==> flow/design.v <==
module flipflop(clk,en,rst,i_xdirpal,i_ydirpal,i_xnav,i_ynav,i_xpal,i_ypal,i_bri1,i_bri2,i_bri3, i_bri4,i_bri5,i_bri6,i_bri7, i_bri8,
				i_bri9, i_bri10,o_bri1,o_bri2,o_bri3, o_bri4,o_bri5,o_bri6,o_bri7, o_bri8, o_bri9, o_bri10,
				i_life, o_life, i_brick, o_brick, i_red1, i_red2, i_red3, i_red4, i_blue5, i_blue6, i_blue7, o_red1,o_red2,o_red3,o_red4,
				o_blue5, o_blue6, o_blue7,o_xdirpal,o_ydirpal,o_xnav,o_ynav,o_xpal,o_ypal
);
input clk,en,rst;
input i_xdirpal, i_ydirpal;
input [9:0] i_xnav,i_ynav,i_xpal,i_ypal;
input i_bri1,i_bri2,i_bri3, i_bri4,i_bri5,i_bri6,i_bri7, i_bri8,i_bri9,i_bri10 ;
output reg [9:0] o_xnav,o_ynav,o_xpal,o_ypal;
output reg  o_xdirpal,o_ydirpal;
output reg o_bri1,o_bri2,o_bri3, o_bri4,o_bri5,o_bri6,o_bri7, o_bri8, o_bri9, o_bri10; 
output reg [1:0] o_life;
output reg [3:0] o_brick;
input [1:0]  i_life;
input [3:0]  i_brick;
input [1:0] i_red1, i_red2, i_red3, i_red4;
input[1:0] i_blue5, i_blue6, i_blue7;
output reg [1:0]  o_red1,o_red2,o_red3,o_red4;
output reg [1:0]   o_blue5, o_blue6, o_blue7;
parameter IX_NAV = 10'd 320;	 
parameter IY_NAV = 10'd 470;
parameter IX_PAL = 10'd 320;	 
parameter IY_PAL = 10'd 450;
parameter VITE = 2'd 3;
parameter BLOCCHI = 4'd 10;
parameter RED = 2'd 3;
parameter BLUE = 2'd 2;
always@(posedge clk)
	if(rst) begin							 
				o_bri1<=1'b1;
				o_bri2<=1'b1;
				o_bri3<=1'b1;
				o_bri4<=1'b1;
				o_bri5<=1'b1;
				o_bri6<=1'b1;
				o_bri7<=1'b1;
				o_bri8<=1'b1;
				o_bri9<=1'b1;
				o_bri10<=1'b1;
				o_xdirpal<=1'b0;
				o_xnav<=IX_NAV;
				o_xpal<=IX_PAL;
				o_ydirpal<=1'b0;
				o_ynav<=IY_NAV;
				o_ypal<=IY_PAL;				
				o_life<=VITE;
				o_brick<=BLOCCHI;
				o_blue5<=BLUE;
				o_blue6<=BLUE;
				o_blue7<=BLUE;
				o_red1<=RED;
				o_red2<=RED;
				o_red3<=RED;
				o_red4<=RED;
			end
	else if(en) begin							 
				o_bri1<=i_bri1;
				o_bri2<=i_bri2;
				o_bri3<=i_bri3;
				o_bri4<=i_bri4;
				o_bri5<=i_bri5;
				o_bri6<=i_bri6;
				o_bri7<=i_bri7;
				o_bri8<=i_bri8;
				o_bri9<=i_bri9;
				o_bri10<=i_bri10;
				o_xdirpal<=i_xdirpal;
				o_xnav<=i_xnav;
				o_xpal<=i_xpal;
				o_ydirpal<=i_ydirpal;
				o_ynav<=i_ynav;
				o_ypal<=i_ypal;
				o_life<=i_life;
				o_brick<=i_brick;
				o_blue5<=i_blue5;
				o_blue6<=i_blue6;
				o_blue7<=i_blue7;
				o_red1<=i_red1;
				o_red2<=i_red2;
				o_red3<=i_red3;
				o_red4<=i_red4;
			end
endmodule
module gioco(
	i_ani_stb,														 
	i_clk,															 
	i_rst,															 
	i_animate,														 
	i_dx, 															 
	i_sx,																 
	i_start,															 
	o_x1_pal, o_x2_pal,											 
	o_y1_pal, o_y2_pal,
	o_x1_nav, o_x2_nav,											 
	o_y1_nav, o_y2_nav,
	bri1,bri2,bri3,bri4,bri5,bri6,bri7,bri8,bri9,bri10, 
	ok, ko,															 
	ff_life															 
);
input i_ani_stb, i_clk, i_rst, i_animate, i_dx, i_sx, i_start;
output [9:0] o_x1_pal, o_x2_pal, o_y1_pal, o_y2_pal, o_x1_nav, o_x2_nav, o_y1_nav, o_y2_nav;
output reg bri1,bri2,bri3,bri4,bri5,bri6,bri7,bri8,bri9,bri10;
output reg ok,ko;												
output [1:0] ff_life;
wire ff_bri1, ff_bri2, ff_bri3, ff_bri4,ff_bri5, ff_bri6, ff_bri7, ff_bri8,ff_bri9, ff_bri10;
wire [9:0] ff_x_nav,ff_y_nav,ff_x_pal,ff_y_pal;	
wire ff_x_dirpal,ff_y_dirpal;							
wire [3:0] ff_brick;
wire [1:0] ff_red1,ff_red2,ff_red3,ff_red4;
wire [1:0] ff_blue5,ff_blue6,ff_blue7;
parameter H_SIZE_BRI = 10'd 32;					 
parameter L_SIZE_BRI = 10'd 10; 					 
parameter H_SIZE_NAV = 10'd 32; 					 
parameter L_SIZE_NAV = 10'd 3;  					 
parameter IX_NAV = 10'd 320;						 
parameter IY_NAV = 10'd 470;						 
parameter D_WIDTH = 10'd 640; 				 	 
parameter D_HEIGHT = 10'd 480;					 
parameter H_SIZE_PAL = 10'd 2;					 
parameter IX_PAL = 10'd 320;						 
parameter IY_PAL = 10'd 460;						 
parameter VITE = 2'd 3;								 
parameter BLOCCHI = 4'd 10;						 
parameter ROSSO = 2'd 3;							 
parameter BLU = 2'd 2;								 
parameter wait1=4'b 0000;							 
parameter s0=4'b 0001;
parameter val=4'b 0010;
parameter win=4'b 0100;
parameter go=4'b 1000;
reg [3:0] snext,sreg;								
reg[9:0] x_nav;										 
reg[9:0] y_nav;										 
reg[9:0] x_pal;										 
reg[9:0] y_pal;										 
reg x_dir_pal;											 
reg y_dir_pal;											 
reg [1:0] life;										
reg [3:0] brick;
reg [1:0] red1,red2,red3,red4;
reg [1:0] blue5,blue6,blue7;
assign o_x1_nav = x_nav - H_SIZE_NAV;   
assign o_x2_nav = x_nav + H_SIZE_NAV;   
assign o_y1_nav = y_nav -L_SIZE_NAV; 	 
assign o_y2_nav = y_nav + L_SIZE_NAV;   
assign o_x1_pal = x_pal - H_SIZE_PAL;	 
assign o_x2_pal = x_pal + H_SIZE_PAL;	 
assign o_y1_pal = y_pal -H_SIZE_PAL;	 
assign o_y2_pal = y_pal + H_SIZE_PAL;	 
flipflop ff(									 
	.clk(i_clk),						
	.en(i_ani_stb),
	.rst(i_rst),
	.i_xdirpal(x_dir_pal),			
	.i_ydirpal(y_dir_pal),
	.i_xnav(x_nav),
	.i_ynav(y_nav),
	.i_xpal(x_pal),
	.i_ypal(y_pal),
	.i_bri1(bri1),
	.i_bri2(bri2),
	.i_bri3(bri3),
	.i_bri4(bri4),
	.i_bri5(bri5),
	.i_bri6(bri6),
	.i_bri7(bri7),
	.i_bri8(bri8),
	.i_bri9(bri9),
	.i_bri10(bri10),
	.i_life(life),
	.i_brick(brick),
	.i_red1(red1),
	.i_red2(red2),
	.i_red3(red3),
	.i_red4(red4),
	.i_blue5(blue5),
	.i_blue6(blue6),
	.i_blue7(blue7),
	.o_xdirpal(ff_x_dirpal),		 
	.o_ydirpal(ff_y_dirpal),
	.o_xnav(ff_x_nav),
	.o_ynav(ff_y_nav),
	.o_xpal(ff_x_pal),
	.o_ypal(ff_y_pal),
	.o_bri1(ff_bri1),
	.o_bri2(ff_bri2),
	.o_bri3(ff_bri3),
	.o_bri4(ff_bri4),
	.o_bri5(ff_bri5),
	.o_bri6(ff_bri6),
	.o_bri7(ff_bri7),
	.o_bri8(ff_bri8),
	.o_bri9(ff_bri9),
	.o_bri10(ff_bri10),
	.o_life(ff_life),
	.o_brick(ff_brick),
	.o_red1(ff_red1),
	.o_red2(ff_red2),
	.o_red3(ff_red3),
	.o_red4(ff_red4),
	.o_blue5(ff_blue5),
	.o_blue6(ff_blue6),
	.o_blue7(ff_blue7)
);
always@(posedge i_clk)				 
		if(i_rst)						 
			sreg<=wait1;
		else if(i_ani_stb) sreg<=snext;
always@(*)								 
		case(sreg)
			wait1:if(!i_start) snext=s0;							 
					else snext=wait1;
			s0:   if(i_animate&&i_ani_stb) snext=val; 		 
					else snext=s0;
			val:															 
				 if(!ff_life)
					snext=go;
				 else if(!ff_brick)
					snext=win;
				 else if(!(i_animate&&i_ani_stb))
						snext=s0;
				 else snext = val;
			win: if(!i_start) snext=wait1;						 
				  else snext=win;
			go:  if(!i_start) snext=wait1;						 
				  else snext=go;
			default: snext=wait1;
		endcase
always@(*)								 
	begin
		x_dir_pal=0;					 
		y_dir_pal=0;
		x_nav=IX_NAV;
		y_nav=IY_NAV;
		x_pal=IX_PAL;
		y_pal=IY_PAL;
		bri1=1;
		bri2=1;
		bri3=1;
		bri4=1;
		bri5=1;
		bri6=1;
		bri7=1;
		bri8=1;
		bri9=1;
		bri10=1;
		life=VITE;
		brick=BLOCCHI;
		ok=0;
		ko=0;
		red1=ROSSO;
		red2=ROSSO;
		red3=ROSSO;
		red4=ROSSO;
		blue5=BLU;
		blue6=BLU;
		blue7=BLU;
		case(sreg)
			wait1:				
				begin
					x_dir_pal=0;		
					y_dir_pal=0;
					x_nav=IX_NAV;
					y_nav=IY_NAV;
					x_pal=IX_PAL;
					y_pal=IY_PAL;
				   bri1=1;
					bri2=1;
					bri3=1;
					bri4=1;
					bri5=1;
					bri6=1;
					bri7=1;
					bri8=1;
					bri9=1;
					bri10=1;
					life=VITE;
					brick=BLOCCHI;
					red1=ROSSO;
					red2=ROSSO;
					red3=ROSSO;
					red4=ROSSO;
					blue5=BLU;
					blue6=BLU;
					blue7=BLU;
				end
		val: 
			begin
				x_dir_pal=ff_x_dirpal;						
				y_dir_pal=ff_y_dirpal;
				x_nav=ff_x_nav;
				y_nav=ff_y_nav;
				x_pal=ff_x_pal;
				y_pal=ff_y_pal;
				bri1=ff_bri1;
				bri2=ff_bri2;
				bri3=ff_bri3;
				bri4=ff_bri4;
				bri5=ff_bri5;
				bri6=ff_bri6;
				bri7=ff_bri7;
				bri8=ff_bri8;
				bri9=ff_bri9;
				bri10=ff_bri10;
				life=ff_life;
				brick=ff_brick;
				red1=ff_red1;
				red2=ff_red2;
				red3=ff_red3;
				red4=ff_red4;
				blue5=ff_blue5;
				blue6=ff_blue6;
				blue7=ff_blue7;
				x_pal = (x_dir_pal) ? x_pal + 10'd 2 : x_pal - 10'd 2;  		
				y_pal = (y_dir_pal) ? y_pal + 10'd 2 : y_pal - 10'd 2;
				if (i_sx==1 && i_dx==0)										 
					begin															 
					x_nav =x_nav+10'd 3;										 
						if (x_nav >= (D_WIDTH-H_SIZE_NAV-12'd 1))		 
							x_nav = (D_WIDTH-H_SIZE_NAV-10'd 1);		 
					end
				else if(i_dx==1 && i_sx ==0)								 
					begin
					x_nav = x_nav - 10'd 3;									 
						if (x_nav <= H_SIZE_NAV+12'd 1)					 
							x_nav = H_SIZE_NAV + 10'd 1;					 
					end
						else 
							x_nav=x_nav;										 
				if((y_pal <= 73)&&(y_pal >= 71))
				begin
					if((x_pal >= 140)&&(x_pal <=202)&&bri1)  
						begin
							y_dir_pal =1;  
							red1=red1-2'd 1;
							if(!red1)
								begin
									brick = brick -4'd 1;
									bri1= 1'd 0;
								end
						end
					if((x_pal >= 232)&&(x_pal <=296)&&bri2)  
						begin
							y_dir_pal =1;  
							red2=red2-2'd 1;
							if(!red2)
								begin
									brick = brick -4'd 1;	
									bri2= 1'd 0;
								end
						end
				if((x_pal >=346)&&(x_pal <=410)&&bri3)  
					begin
						y_dir_pal =1;  
						red3=red3-2'd 1;
						if(!red3)
							begin
								brick = brick -4'd 1;
								bri3= 1'd 0;
							end
					end
				if((x_pal >= 440)&&(x_pal <=504)&&bri4)  
					begin
						y_dir_pal =1;  
						red4=red4-2'd 1;
						if(!red4)
							begin
								brick = brick -4'd 1;
								bri4=1'd 0;
							end
					end
			end
	if((y_pal <= 123)&&(y_pal >= 121))
			begin
			if((x_pal >= 184)&&(x_pal <=248)&&bri5)  
					begin
					y_dir_pal =1;  
					blue5=blue5-2'd 1;
					if(!blue5)
					begin
						brick = brick -4'd 1;	
						bri5= 1'd 0;
					end
					end
				if((x_pal >= 288)&&(x_pal <=352)&&bri6)  
					begin
					y_dir_pal =1;  
					blue6=blue6-2'd 1;
					if(!blue6)
						begin	
							brick = brick -4'd 1;	
							bri6=1'd 0;
						end
					end	
				if((x_pal >= 392)&&(x_pal <=456)&&bri7)  
					begin
					y_dir_pal =1;  
					blue7=blue7-2'd 1;
					if(!blue7)
					begin
					brick = brick -4'd 1;	
					bri7= 1'd 0;
					end
					end
			end
		if((y_pal <= 173)&&(y_pal >= 171))
		begin 	if((x_pal >= 232)&&(x_pal <=296)&&bri8)  
					begin
					y_dir_pal =1;  
					bri8= 1'd 0;
				brick = brick -4'd 1;	
					end
				if((x_pal >= 346)&&(x_pal <=410)&&bri9)  
					begin
					y_dir_pal =1;  
					bri9= 1'd 0;
				brick = brick -4'd 1;	
					end
			end
			if((y_pal <= 203)&&(y_pal >= 201)&&bri10)
			begin
			if((x_pal >= 288)&&(x_pal <=352))  
					begin
					y_dir_pal =1;  
					bri10= 1'd 0;	
					brick = brick -4'd 1;
					end		
			end
			if((y_pal<=70)&&(y_pal>=50))
			begin
			if((x_pal<=205)&&(x_pal>=203)&&bri1)
					begin
						x_dir_pal=1;	 
						red1=red1-2'd 1;
						if(!red1)
						begin
						bri1=1'd 0;	
						brick = brick -4'd 1;
						end
					end
			if((x_pal<=205)&&(x_pal>=203)&&bri2)
					begin
						x_dir_pal=1;	 
						red2=red2-2'd 1;
						if(!red2)
						begin
						bri2=1'd 0;
					brick = brick -4'd 1;	
					end
					end
			if((x_pal<=413)&&(x_pal>=411)&&bri3)
						begin
							x_dir_pal=1;	 
						red3=red3-2'd 1;
					if(!red3)	begin	bri3=1'd 0;	
							brick = brick -4'd 1;
						end
						end
			if((x_pal<=507)&&(x_pal>=505)&&bri4)
						begin
							x_dir_pal=1;	 
							red4=red4-2'd 1;
							if(!red4)
							begin
							bri4=1'd 0;	
							brick = brick -4'd 1;
							end
						end
if((x_pal>=135)&&(x_pal<=137)&&bri1)
						begin
							x_dir_pal=0;	 
							red1=red1-2'd 1;
							if(!red1)
							begin
							bri1=1'd 0;	
							brick = brick -4'd 1;
							end
							end
			if((x_pal>=229)&&(x_pal<=231)&&bri2)
						begin
							x_dir_pal=0;	 
							red2=red2-2'd 1;
							if(!red2)
							begin
							bri2=1'd 0;	
							brick = brick -4'd 1;
							end
						end
			if((x_pal>=343)&&(x_pal<=345)&&bri3)
						begin
							x_dir_pal=0;	 
							red3=red3-2'd 1;
							if(!red3)
							begin
							bri3=1'd 0;	
							brick = brick -4'd 1;
							end
						end
			if((x_pal>=437)&&(x_pal<=439)&&bri4)
						begin
							x_dir_pal=0;	 
							red4=red4-2'd 1;
							if(!red4)
							begin
							bri4=1'd 0;	
							brick = brick -4'd 1;
							end
						end
				end
	if((y_pal<=120)&&(y_pal>=100))	
		begin
		if((x_pal<=251)&&(x_pal>=249)&&bri5)
						begin
							x_dir_pal=1;	 
							blue5=blue5-2'd 1;
							if(!blue5)
							begin 
							bri5=1'd 0;	
							brick = brick -4'd 1;
							end
							end
			if((x_pal<=355)&&(x_pal>=353)&&bri6)	 
						begin
							x_dir_pal=1;	 
							blue6=blue6-2'd 1;
							if(!blue6)
							begin
							bri6=1'd 0;	
							brick = brick -4'd 1;
							end
					end
			if((x_pal<=459)&&(x_pal>=457)&&bri7)	 
						begin
							x_dir_pal=1;	 
							blue7=blue7-2'd 1;
							if(!blue7)
							begin
							bri7=1'd 0;	
							brick = brick -4'd 1;
							end
						end
	if((x_pal>=181)&&(x_pal<=183)&&bri5)
						begin
							x_dir_pal=0;	 
							blue5=blue5-2'd 1;
							if(!blue5)
							begin
							bri5=1'd 0;	
							brick = brick -4'd 1;
							end
						end
			if((x_pal>=285)&&(x_pal<=287)&&bri6)
						begin
							x_dir_pal=0;	 
							blue6=blue6-2'd 1;
							if(!blue6)
							begin
							bri6=1'd 0;	
							brick = brick -4'd 1;
							end
						end	
			if((x_pal>=389)&&(x_pal<=391)&&bri7)
						begin
							x_dir_pal=0;	 
							blue7=blue7-2'd 1;
							if(!blue7)
							begin
							bri7=1'd 0;				
							brick = brick -4'd 1;
							end
						end	
	end
			if((y_pal<=170)&&(y_pal>=150))
			begin
			if((x_pal<=299)&&(x_pal>=297)&&bri8)
						begin
							x_dir_pal=1;	 
							bri8=1'd 0;	
							brick = brick -4'd 1;
						end	
			if((x_pal<=349)&&(x_pal>=347)&&bri9)	 
						begin
							x_dir_pal=1;	 
							bri9=1'd 0;	
							brick = brick -4'd 1;
						end
if((x_pal>=229)&&(x_pal<=231)&&bri8)	 
						begin
							x_dir_pal=0;	 
							bri8=1'd 0;	
							brick = brick -4'd 1;
						end
			if((x_pal>=343)&&(x_pal<=345)&&bri9)	 
						begin
							x_dir_pal=0;	 
							bri9=1'd 0;	
							brick = brick -4'd 1;
						end	
	end
					if((y_pal<=220)&&(y_pal>=200)&&bri10)	 
				begin	
				if((x_pal<=355)&&(x_pal>=353))
				begin
							x_dir_pal=1;	 
							bri10=1'd 0;	
							brick = brick -4'd 1;
						end			
			if((x_pal>=285)&&(x_pal<=287)) 
			begin
							x_dir_pal=0;	 
							bri10=1'd 0;
							brick = brick -4'd 1;	
						end	
			end	
			if((y_pal>=47)&&(y_pal<=49))
		begin	
			if((x_pal >= 138)&&(x_pal <=202)&&bri1)  
					begin
						y_dir_pal = 0;  
						red1=red1-2'd 1;
						if(!red1)
						begin
						bri1 = 1'd 0; 
						brick = brick -4'd 1;
						end
						end
				if((x_pal >= 232)&&(x_pal <=296)&&bri2)  
					begin
						y_dir_pal = 0;  
						red2=red2-2'd 1;
						if(!red2)
						begin
						bri2 =  1'd 0; 
						brick = brick -4'd 1;
						end
					end
				if((x_pal >= 346)&&(x_pal <=410)&&bri3)  
					begin
						y_dir_pal = 0;  
						red3=red3-2'd 1;
						if(!red3)
						begin
						bri3 =  1'd 0;
						brick = brick -4'd 1;	
						end
					end
				if((x_pal >= 440)&&(x_pal <=504)&&bri4)  
					begin
						y_dir_pal = 0;  
						red4=red4-2'd 1;
						if(!red4)
						begin
						bri4 =  1'd 0;
						brick = brick -4'd 1;	
						end
					end	
	end	
		if((y_pal>=97)&&(y_pal<=99))
			begin
			if((x_pal >= 184)&&(x_pal <=248)&&bri5)  
					begin
						y_dir_pal = 0;  
						blue5=blue5-2'd 1;
						if(!blue5)
						begin
						bri5 =  1'd 0;
						brick = brick -4'd 1;	
						end
					end	
				if((x_pal >= 288)&&(x_pal <=352)&&bri6)  
					begin
						y_dir_pal = 0;  
						blue6=blue6-2'd 1;
						if(!blue6)
						begin
						bri6 =  1'd 0; 
						brick = brick -4'd 1;
						end
					end	
				if((x_pal >= 392)&&(x_pal <=456)&&bri7)  
					begin
						y_dir_pal = 0;  
						blue7=blue7-2'd 1;
						if(!blue7)
						begin
						bri7 =  1'd 0; 
						brick = brick -4'd 1;
						end
					end
			end
			if((y_pal>=147)&&(y_pal<=149))
		begin 
			if((x_pal >= 232)&&(x_pal <=296)&&bri8)  
					begin
						y_dir_pal = 0;  
						bri8 =  1'd 0;
						brick = brick -4'd 1;	
					end
				if((x_pal >=346)&&(x_pal <=410)&&bri9)  
					begin
						y_dir_pal = 0;  
						bri9 =  1'd 0;
						brick = brick -4'd 1;	
					end	
			end
			if((y_pal>=197)&&(y_pal<=199))
				if((x_pal >= 288)&&(x_pal <=352)&&bri10)  
					begin
						y_dir_pal = 0;  
						bri10 =  1'd 0;
						brick = brick -4'd 1;	
					end
			if(x_pal <= H_SIZE_PAL+1)					 
				x_dir_pal=1;							 
			if(x_pal >= (D_WIDTH-H_SIZE_PAL-1))			 
				x_dir_pal = 0;							 
			if (y_pal <= H_SIZE_PAL + 1)		 
				y_dir_pal = 1;				 
			if (y_pal>=463)								
				if ((x_pal >= x_nav-H_SIZE_NAV)&&(x_pal <= x_nav + H_SIZE_NAV))	 
					y_dir_pal = 0;							 
				else 
					begin								
						life=life-2'b01;
						x_pal = IX_PAL;
						y_pal = IY_PAL;
						x_nav = IX_NAV;
					end
		end
		s0:
			begin
				x_dir_pal=ff_x_dirpal;						 
				y_dir_pal=ff_y_dirpal;
				x_nav=ff_x_nav;
				y_nav=ff_y_nav;
				x_pal=ff_x_pal;
				y_pal=ff_y_pal;
				bri1=ff_bri1;
				bri2=ff_bri2;
				bri3=ff_bri3;
				bri4=ff_bri4;
				bri5=ff_bri5;
				bri6=ff_bri6;
				bri7=ff_bri7;
				bri8=ff_bri8;
				bri9=ff_bri9;
				bri10=ff_bri10;
				life=ff_life;
				brick=ff_brick;
				red1=ff_red1;
				red2=ff_red2;
				red3=ff_red3;
				red4=ff_red4;
				blue5=ff_blue5;
				blue6=ff_blue6;
				blue7=ff_blue7;
			end
		win:begin
					ok=1;
			 end
		go:begin
					ko=1;
			end
	   default:
			begin
				x_dir_pal=0;
				y_dir_pal=0;
				x_nav=IX_NAV;
				y_nav=IY_NAV;
				x_pal=IX_PAL;
				y_pal=IY_PAL;
				bri1=1;
				bri2=1;
				bri3=1;
				bri4=1;
				bri5=1;
				bri6=1;
				bri7=1;
				bri8=1;
				bri9=1;
				bri10=1;
				life=VITE;
				brick=BLOCCHI;
				ok=0;
				ko=0;
				red1=ROSSO;
				red2=ROSSO;
				red3=ROSSO;
				red4=ROSSO;
				blue5=BLU;
				blue6=BLU;
				blue7=BLU;
			end
		endcase
end			
endmodule
-- Step by step through the tools: gioco
Each step is given for the RTL above and for the edited RTL.
Lines under "unedited" count in the file above, lines under "edited" in the edited file.
"difference" is "edited" less "unedited", of the values as shown; "relative change" is that difference over "unedited", in percent.
Operators: Yosys type, input widths -> output width; for muxes data width and select width s.
Library cell names are shortened.
A cell with n/a has no value.
- top: gioco
- clock port: i_clk
- cell library: sky130hd
- corner: tt_025C_1v80

-- Edit of the RTL
Unified diff, file above to edited file.
The edit is scripted: it alters the design's behaviour and was not made to optimise anything.
begin of diff
@@ -646,5 +646,5 @@
 						end
 					end
-				if((x_pal >= 440)&&(x_pal <=504)&&bri4)  
+				if((x_pal < 440)&&(x_pal <=504)&&bri4)  
 					begin
 						y_dir_pal = 0;  
end of diff

-- Elaborated design
Source: Yosys, flattened and elaborated, memories not mapped. Widths are those after wreduce. Registers that Yosys merges into a memory's read port (data or address) are not register bits. Print and check cells do not count. Equal cells are merged and count once.
- operators by class (what ; unedited ; edited ; difference ; relative change (%)):
    $add $sub $neg ; 85 ; 85 ; 0 ; 0.00
    order comparisons ; 77 ; 78 ; +1 ; +1.30
    equality and inequality tests ; 6 ; 6 ; 0 ; 0.00
    mux-type cells ; 468 ; 468 ; 0 ; 0.00
    bitwise logic cells ; 3 ; 3 ; 0 ; 0.00
    reduce/logical cells ; 112 ; 113 ; +1 ; +0.89
- operator list (kind ; unedited ; edited ; difference ; relative change (%)):
    $logic_and 1x1->1 ; 78 ; 79 ; +1 ; +1.28
    $lt 10x9->1 const B ; 0 ; 1 ; +1 ; n/a
Operator kinds equal on both sides are left out: 39.
- storage and ports (what ; unedited ; edited ; difference ; relative change (%)):
    register bits ; 76 ; 76 ; 0 ; 0.00
    bits of input ports ; 7 ; 7 ; 0 ; 0.00
    elaborated cells ; 777 ; 779 ; +2 ; +0.26

-- Logic depth
Yosys ltp: most cells in a row. Word level: on the elaborated netlist, between registers, memories and ports. Mapped: between sequential cells and ports; inverters and the memories' decode and read muxes count.
- depth (what ; unedited ; edited ; difference ; relative change (%)):
    word-level depth ; 191 ; 191 ; 0 ; 0.00
    ABC_AREA ; 0 ; 0 ; n/a ; n/a
    depth in mapped cells ; 93 ; 92 ; -1 ; -1.08
    depth with buffers taken out ; 90 ; 90 ; 0 ; 0.00

-- After synthesis
The flow's flattened synthesis, as Yosys stat reports it; memories are mapped. The netlist is that of the ABC_AREA named above (0 if unset); the other value can give another one.
- mapped netlist (what ; unedited ; edited ; difference ; relative change (%)):
    mapped cells ; 2002 ; 1985 ; -17 ; -0.85
    cell area after synthesis (um2) ; 13839.5 ; 13713.2 ; -126.3 ; -0.91
    mapped flip-flops ; 77 ; 77 ; 0 ; 0.00
    buffers ; 120 ; 113 ; -7 ; -5.83
- cells by type (type ; unedited ; edited ; difference ; relative change (%)):
    nand2_1 ; 208 ; 240 ; +32 ; +15.38
    nor2_1 ; 203 ; 174 ; -29 ; -14.29
    mux2i_1 ; 22 ; 43 ; +21 ; +95.45
    xor2_1 ; 63 ; 81 ; +18 ; +28.57
    and3_1 ; 40 ; 25 ; -15 ; -37.50
    nor3_1 ; 64 ; 78 ; +14 ; +21.88
    nand3_1 ; 89 ; 102 ; +13 ; +14.61
    o21ai_0 ; 125 ; 113 ; -12 ; -9.60
    xnor2_1 ; 104 ; 93 ; -11 ; -10.58
    a21oi_1 ; 91 ; 99 ; +8 ; +8.79
    a221o_1 ; 9 ; 1 ; -8 ; -88.89
    o21ai_1 ; 4 ; 12 ; +8 ; +200.00
    a22oi_1 ; 20 ; 13 ; -7 ; -35.00
    or3_1 ; 20 ; 13 ; -7 ; -35.00
    o2111ai_1 ; 5 ; 12 ; +7 ; +140.00
    a31oi_1 ; 34 ; 28 ; -6 ; -17.65
    and2_1 ; 33 ; 27 ; -6 ; -18.18
    a21o_1 ; 17 ; 11 ; -6 ; -35.29
Cell types equal on both sides are left out: 14.
The list need not be complete.
By module: a second synthesis without flattening, with its own total; a netlist apart from the flattened one above.
- second synthesis, totals (what ; unedited ; edited ; difference ; relative change (%)):
    cell total of the unflattened synthesis ; 1894 ; 1932 ; +38 ; +2.01
    area (unflattened synthesis) (um2) ; 13665.6 ; 13830.8 ; +165.2 ; +1.21
Rows give one instance, submodules left out.
- modules, unedited (module ; instances ; cells ; area (um2) ; seq. area (um2)):
    gioco ; 1 ; 1658 ; 11000.6 ; 100.1
    flipflop ; 1 ; 236 ; 2665.1 ; 1441.4
- modules, edited (module ; instances ; cells ; area (um2) ; seq. area (um2)):
    gioco ; 1 ; 1696 ; 11165.7 ; 100.1
    flipflop ; 1 ; 236 ; 2665.1 ; 1441.4

-- Timing after synthesis
OpenSTA on the mapped netlist: ideal clock, no wires. The path of least setup slack (recovery checks aside). Input and output delay are each 20% of the period. Register names are those of the netlist, which keeps one name where synthesis merged equal registers.
- path after synthesis (what ; unedited ; edited ; difference ; relative change (%)):
    path kind ; register to register ; register to register ; n/a ; n/a
    start point ; register ff.o_xpal[1] ; register ff.o_xpal[1] ; n/a ; n/a
    end point ; register ff.o_brick[3] ; register ff.o_brick[3] ; n/a ; n/a
    clock period (ns) ; 24.0 ; 24.0 ; 0.0 ; 0.00
    data arrival time (ns) ; 17.797 ; 17.801 ; +0.004 ; +0.02
    path slack (ns) ; 6.078 ; 6.083 ; +0.005 ; n/a
    delay of the path (ns) ; 17.922 ; 17.918 ; -0.004 ; -0.02
    stages on the path ; 92 ; 93 ; +1 ; +1.09
    synthesis period reached (ns) ; 17.922 ; 17.917 ; -0.005 ; -0.03
"delay of the path" is the arrival time less input delay plus setup time.
"stages on the path" counts driving pins, that of a launching flip-flop among them; a cell with two outputs on the path counts twice.
"synthesis period reached" is the clock period less the worst setup slack; recovery checks do not enter. This is arithmetic on one report: input and output delays are still those of the set period (20% each).
The rows between start and end are the longest chain of elaborated cells between them; the timing report does not say that the signal goes this way. Where chains are equally long, one stands for them.
Each line given opens the expression or statement behind the cell; cells for indexed reads and writes are added by Yosys, which also makes memories of some case tables.
Between the ends, after synthesis, unedited:
- path through: dfxtp_1 inv_1 fa_1 nand2b_1 a21o_1 and3_1 buf_4 nor2_2 inv_2 buf_2 and4_1 a22oi_1 o211a_1 nor2_1 ha_1 o21ai_0 o21ai_0 ha_1 [... 56 more ...] o22ai_1 a31oi_1 ha_1 o21bai_1 a21oi_1 ha_1 a21oi_1 a21oi_1 xor2_1 xnor2_1 o21a_1 or3_1 a211oi_2 nor3_1 or3_1 a22o_1 and3_1 o41a_1
- length of the longest elaborated chain at 191
- elaborated cells between the ends (all ways): 502
- classes of those cells: add/sub (62); compare (45); mux (313); reduce/logical (82)
- ends and longest elaborated chain, after synthesis, unedited (what ; RTL line ; RTL):
    from (decl) ; 10 ; output reg [9:0] o_xnav,o_ynav,o_xpal,o_ypal;
    from (assign) ; 43 ; o_xpal<=IX_PAL;
    from (assign) ; 70 ; o_xpal<=i_xpal;
    $sub 10x2->10 ; 315 ; x_pal = (x_dir_pal) ? x_pal + 10'd 2 : x_pal - 10'd 2;
    $mux 10 ; 315 ;
    $ge 10x8->1 ; 333 ; if((x_pal >= 140)&&(x_pal <=202)&&bri1)
    $logic_and 1x1->1 (2 in a row) ; 333 ;
    $mux 4 ; 333 ;
    $mux 4 ; 331 ; if((y_pal <= 73)&&(y_pal >= 71))
    $mux 4 ; 259 ; case(sreg)
    [... 176 more ...] ; n/a ;
    $mux 4 ; 700 ; if((x_pal >=346)&&(x_pal <=410)&&bri9)
    $mux 4 ; 692 ; if((y_pal>=147)&&(y_pal<=149))
    $mux 4 ; 259 ;
    $sub 4x1->4 ; 712 ; brick = brick -4'd 1;
    $mux 4 ; 708 ; if((x_pal >= 288)&&(x_pal <=352)&&bri10)
    $mux 4 ; 707 ; if((y_pal>=197)&&(y_pal<=199))
    $pmux 4 s2 ; 259 ;
    to (assign) ; 48 ; o_brick<=BLOCCHI;
    to (assign) ; 75 ; o_brick<=i_brick;
    to (decl) ; 14 ; output reg [3:0] o_brick;
Between the ends, after synthesis, edited:
- path through: dfxtp_1 clkbuf_1 inv_1 fa_1 nand2b_1 a211oi_1 mux2i_1 and2_1 buf_6 inv_4 buf_2 o41ai_1 xnor2_1 a21oi_1 or2_2 ha_1 nand3_1 a31oi_1 [... 57 more ...] mux2i_1 inv_1 ha_1 nor2_1 a21oi_1 ha_1 nand2_1 nand3_1 a31oi_1 o31ai_1 o21ai_0 xnor2_1 xor2_1 xor2_1 and3_1 or4_1 mux2i_1 nor2_1
- length of the longest elaborated chain at 191
- elaborated cells between the ends (all ways): 504
- classes of those cells: add/sub (62); compare (46); mux (313); reduce/logical (83)
- ends and longest elaborated chain, after synthesis, edited (what ; RTL line ; RTL):
    from (decl) ; 10 ; output reg [9:0] o_xnav,o_ynav,o_xpal,o_ypal;
    from (assign) ; 43 ; o_xpal<=IX_PAL;
    from (assign) ; 70 ; o_xpal<=i_xpal;
    $sub 10x2->10 ; 315 ; x_pal = (x_dir_pal) ? x_pal + 10'd 2 : x_pal - 10'd 2;
    $mux 10 ; 315 ;
    $ge 10x8->1 ; 333 ; if((x_pal >= 140)&&(x_pal <=202)&&bri1)
    $logic_and 1x1->1 (2 in a row) ; 333 ;
    $mux 4 ; 333 ;
    $mux 4 ; 331 ; if((y_pal <= 73)&&(y_pal >= 71))
    $mux 4 ; 259 ; case(sreg)
    [... 176 more ...] ; n/a ;
    $mux 4 ; 700 ; if((x_pal >=346)&&(x_pal <=410)&&bri9)
    $mux 4 ; 692 ; if((y_pal>=147)&&(y_pal<=149))
    $mux 4 ; 259 ;
    $sub 4x1->4 ; 712 ; brick = brick -4'd 1;
    $mux 4 ; 708 ; if((x_pal >= 288)&&(x_pal <=352)&&bri10)
    $mux 4 ; 707 ; if((y_pal>=197)&&(y_pal<=199))
    $pmux 4 s2 ; 259 ;
    to (assign) ; 48 ; o_brick<=BLOCCHI;
    to (assign) ; 75 ; o_brick<=i_brick;
    to (decl) ; 14 ; output reg [3:0] o_brick;

-- Worst path after layout
Path of least setup slack in the final report of the runs of pair A (OpenROAD, finished layout, wires in). Where an end is a register, its clock arrival counts in the times.
- path post-layout (what ; unedited ; edited ; difference ; relative change (%)):
    path kind ; register to register ; register to register ; n/a ; n/a
    start point ; register ff.o_xdirpal ; register ff.o_xdirpal ; n/a ; n/a
    end point ; register ff.o_brick[3] ; register ff.o_brick[3] ; n/a ; n/a
    clock period (ns) ; 21.6 ; 21.6 ; 0.0 ; 0.00
    data arrival time (ns) ; 20.24 ; 20.39 ; +0.15 ; +0.74
    path slack (ns) ; 1.62 ; 1.46 ; -0.16 ; n/a
    stages on the path ; 90 ; 90 ; 0 ; 0.00
The rows between start and end are the longest chain of elaborated cells between them; the timing report does not say that the signal goes this way. Where chains are equally long, one stands for them.
Between the ends, post-layout, unedited:
- path through: dfxtp_1 inv_1 ha_1 nor3b_1 a21boi_1 nor3_4 inv_2 nand3_1 o22a_1 or3_4 and4_1 nor2_1 ha_1 o21ai_0 o21ai_1 ha_1 mux2_2 ha_1 [... 54 more ...] o22ai_1 a31oi_1 ha_1 o21bai_1 a21oi_1 ha_1 a21oi_1 a21oi_1 xor2_2 xnor2_2 o21a_1 or3_1 a211oi_2 nor3_1 or3_1 a22o_1 and3_1 o41a_1
- length of the longest elaborated chain at 190
- elaborated cells between the ends (all ways): 500
- classes of those cells: add/sub (60); compare (45); mux (313); reduce/logical (82)
- ends and longest elaborated chain, post-layout, unedited (what ; RTL line ; RTL):
    from (decl) ; 11 ; output reg  o_xdirpal,o_ydirpal;
    from (assign) ; 41 ; o_xdirpal<=1'b0;
    from (assign) ; 68 ; o_xdirpal<=i_xdirpal;
    $mux 10 ; 315 ; x_pal = (x_dir_pal) ? x_pal + 10'd 2 : x_pal - 10'd 2;
    $ge 10x8->1 ; 333 ; if((x_pal >= 140)&&(x_pal <=202)&&bri1)
    $logic_and 1x1->1 (2 in a row) ; 333 ;
    $mux 4 ; 333 ;
    $mux 4 ; 331 ; if((y_pal <= 73)&&(y_pal >= 71))
    $mux 4 ; 259 ; case(sreg)
    $sub 4x1->4 ; 349 ; brick = brick -4'd 1;
    [... 175 more ...] ; n/a ;
    $mux 4 ; 700 ; if((x_pal >=346)&&(x_pal <=410)&&bri9)
    $mux 4 ; 692 ; if((y_pal>=147)&&(y_pal<=149))
    $mux 4 ; 259 ;
    $sub 4x1->4 ; 712 ; brick = brick -4'd 1;
    $mux 4 ; 708 ; if((x_pal >= 288)&&(x_pal <=352)&&bri10)
    $mux 4 ; 707 ; if((y_pal>=197)&&(y_pal<=199))
    $pmux 4 s2 ; 259 ;
    to (assign) ; 48 ; o_brick<=BLOCCHI;
    to (assign) ; 75 ; o_brick<=i_brick;
    to (decl) ; 14 ; output reg [3:0] o_brick;
Between the ends, post-layout, edited:
- path through: dfxtp_1 inv_1 ha_1 a211oi_2 o21bai_1 nand2_1 inv_2 a2111oi_0 a22o_1 nand4_1 a32o_1 or2_2 ha_1 nand3_1 a31oi_1 ha_1 mux2_2 ha_1 [... 54 more ...] mux2i_1 inv_1 ha_1 nor2_1 a21oi_1 ha_1 nand2_1 nand3_1 a31oi_1 o31ai_1 o21ai_0 xnor2_2 xor2_1 xor2_1 and3_1 or4_1 mux2i_1 nor2_1
- length of the longest elaborated chain at 190
- elaborated cells between the ends (all ways): 502
- classes of those cells: add/sub (60); compare (46); mux (313); reduce/logical (83)
- ends and longest elaborated chain, post-layout, edited (what ; RTL line ; RTL):
    from (decl) ; 11 ; output reg  o_xdirpal,o_ydirpal;
    from (assign) ; 41 ; o_xdirpal<=1'b0;
    from (assign) ; 68 ; o_xdirpal<=i_xdirpal;
    $mux 10 ; 315 ; x_pal = (x_dir_pal) ? x_pal + 10'd 2 : x_pal - 10'd 2;
    $ge 10x8->1 ; 333 ; if((x_pal >= 140)&&(x_pal <=202)&&bri1)
    $logic_and 1x1->1 (2 in a row) ; 333 ;
    $mux 4 ; 333 ;
    $mux 4 ; 331 ; if((y_pal <= 73)&&(y_pal >= 71))
    $mux 4 ; 259 ; case(sreg)
    $sub 4x1->4 ; 349 ; brick = brick -4'd 1;
    [... 175 more ...] ; n/a ;
    $mux 4 ; 700 ; if((x_pal >=346)&&(x_pal <=410)&&bri9)
    $mux 4 ; 692 ; if((y_pal>=147)&&(y_pal<=149))
    $mux 4 ; 259 ;
    $sub 4x1->4 ; 712 ; brick = brick -4'd 1;
    $mux 4 ; 708 ; if((x_pal >= 288)&&(x_pal <=352)&&bri10)
    $mux 4 ; 707 ; if((y_pal>=197)&&(y_pal<=199))
    $pmux 4 s2 ; 259 ;
    to (assign) ; 48 ; o_brick<=BLOCCHI;
    to (assign) ; 75 ; o_brick<=i_brick;
    to (decl) ; 14 ; output reg [3:0] o_brick;

-- Layout results
Both versions went through the flow (Yosys, OpenROAD) with the same settings in each pair. Constraints: input delay and output delay 20% of the set period each, output load 0.01 pF.
Settings, pair A:
- CORE_UTILIZATION at 40
- period_ns: 21.6
- CAP_MARGIN at 20
- CORE_MARGIN: 2
- noted SLEW_MARGIN: 20
- results, pair A (what ; unedited ; edited ; difference ; relative change (%)):
    netlist area reported by Yosys (um2) ; 13839.5 ; 13713.2 ; -126.3 ; -0.91
    full die area (um2) ; 36101.9 ; 35779.6 ; -322.3 ; -0.89
    std-cell area (final layout) (um2) ; 15557.4 ; 15373.5 ; -183.9 ; -1.18
    utilization of the finished layout ; 0.454 ; 0.457 ; +0.003 ; n/a
    worst setup slack after layout (ns) ; 1.615 ; 1.459 ; -0.156 ; n/a
    final worst hold slack (ns) ; 0.498 ; 0.500 ; +0.002 ; n/a
Settings, pair B:
- CAP_MARGIN at 40
- CELL_PAD_IN_SITES_DETAIL_PLACEMENT at 0
- CORE_UTILIZATION at 16
- noted CTS_CLUSTER_SIZE: 78
- GPL_TIMING_DRIVEN: 0
- PLACE_DENSITY at 0.71
- noted TNS_END_PERCENT: 80
- period_ns: 20.5
- CORE_MARGIN: 2
- noted SLEW_MARGIN: 20
- results, pair B (what ; unedited ; edited ; difference ; relative change (%)):
    netlist area reported by Yosys (um2) ; 13839.5 ; 13713.2 ; -126.3 ; -0.91
    full die area (um2) ; 88866.6 ; 88063.5 ; -803.1 ; -0.90
    std-cell area (final layout) (um2) ; 16906.2 ; 16846.2 ; -60.0 ; -0.35
    utilization of the finished layout ; 0.198 ; 0.198 ; 0.000 ; n/a
    worst setup slack after layout (ns) ; 0.944 ; 0.893 ; -0.051 ; n/a
    final worst hold slack (ns) ; 0.511 ; 0.511 ; 0.000 ; n/a
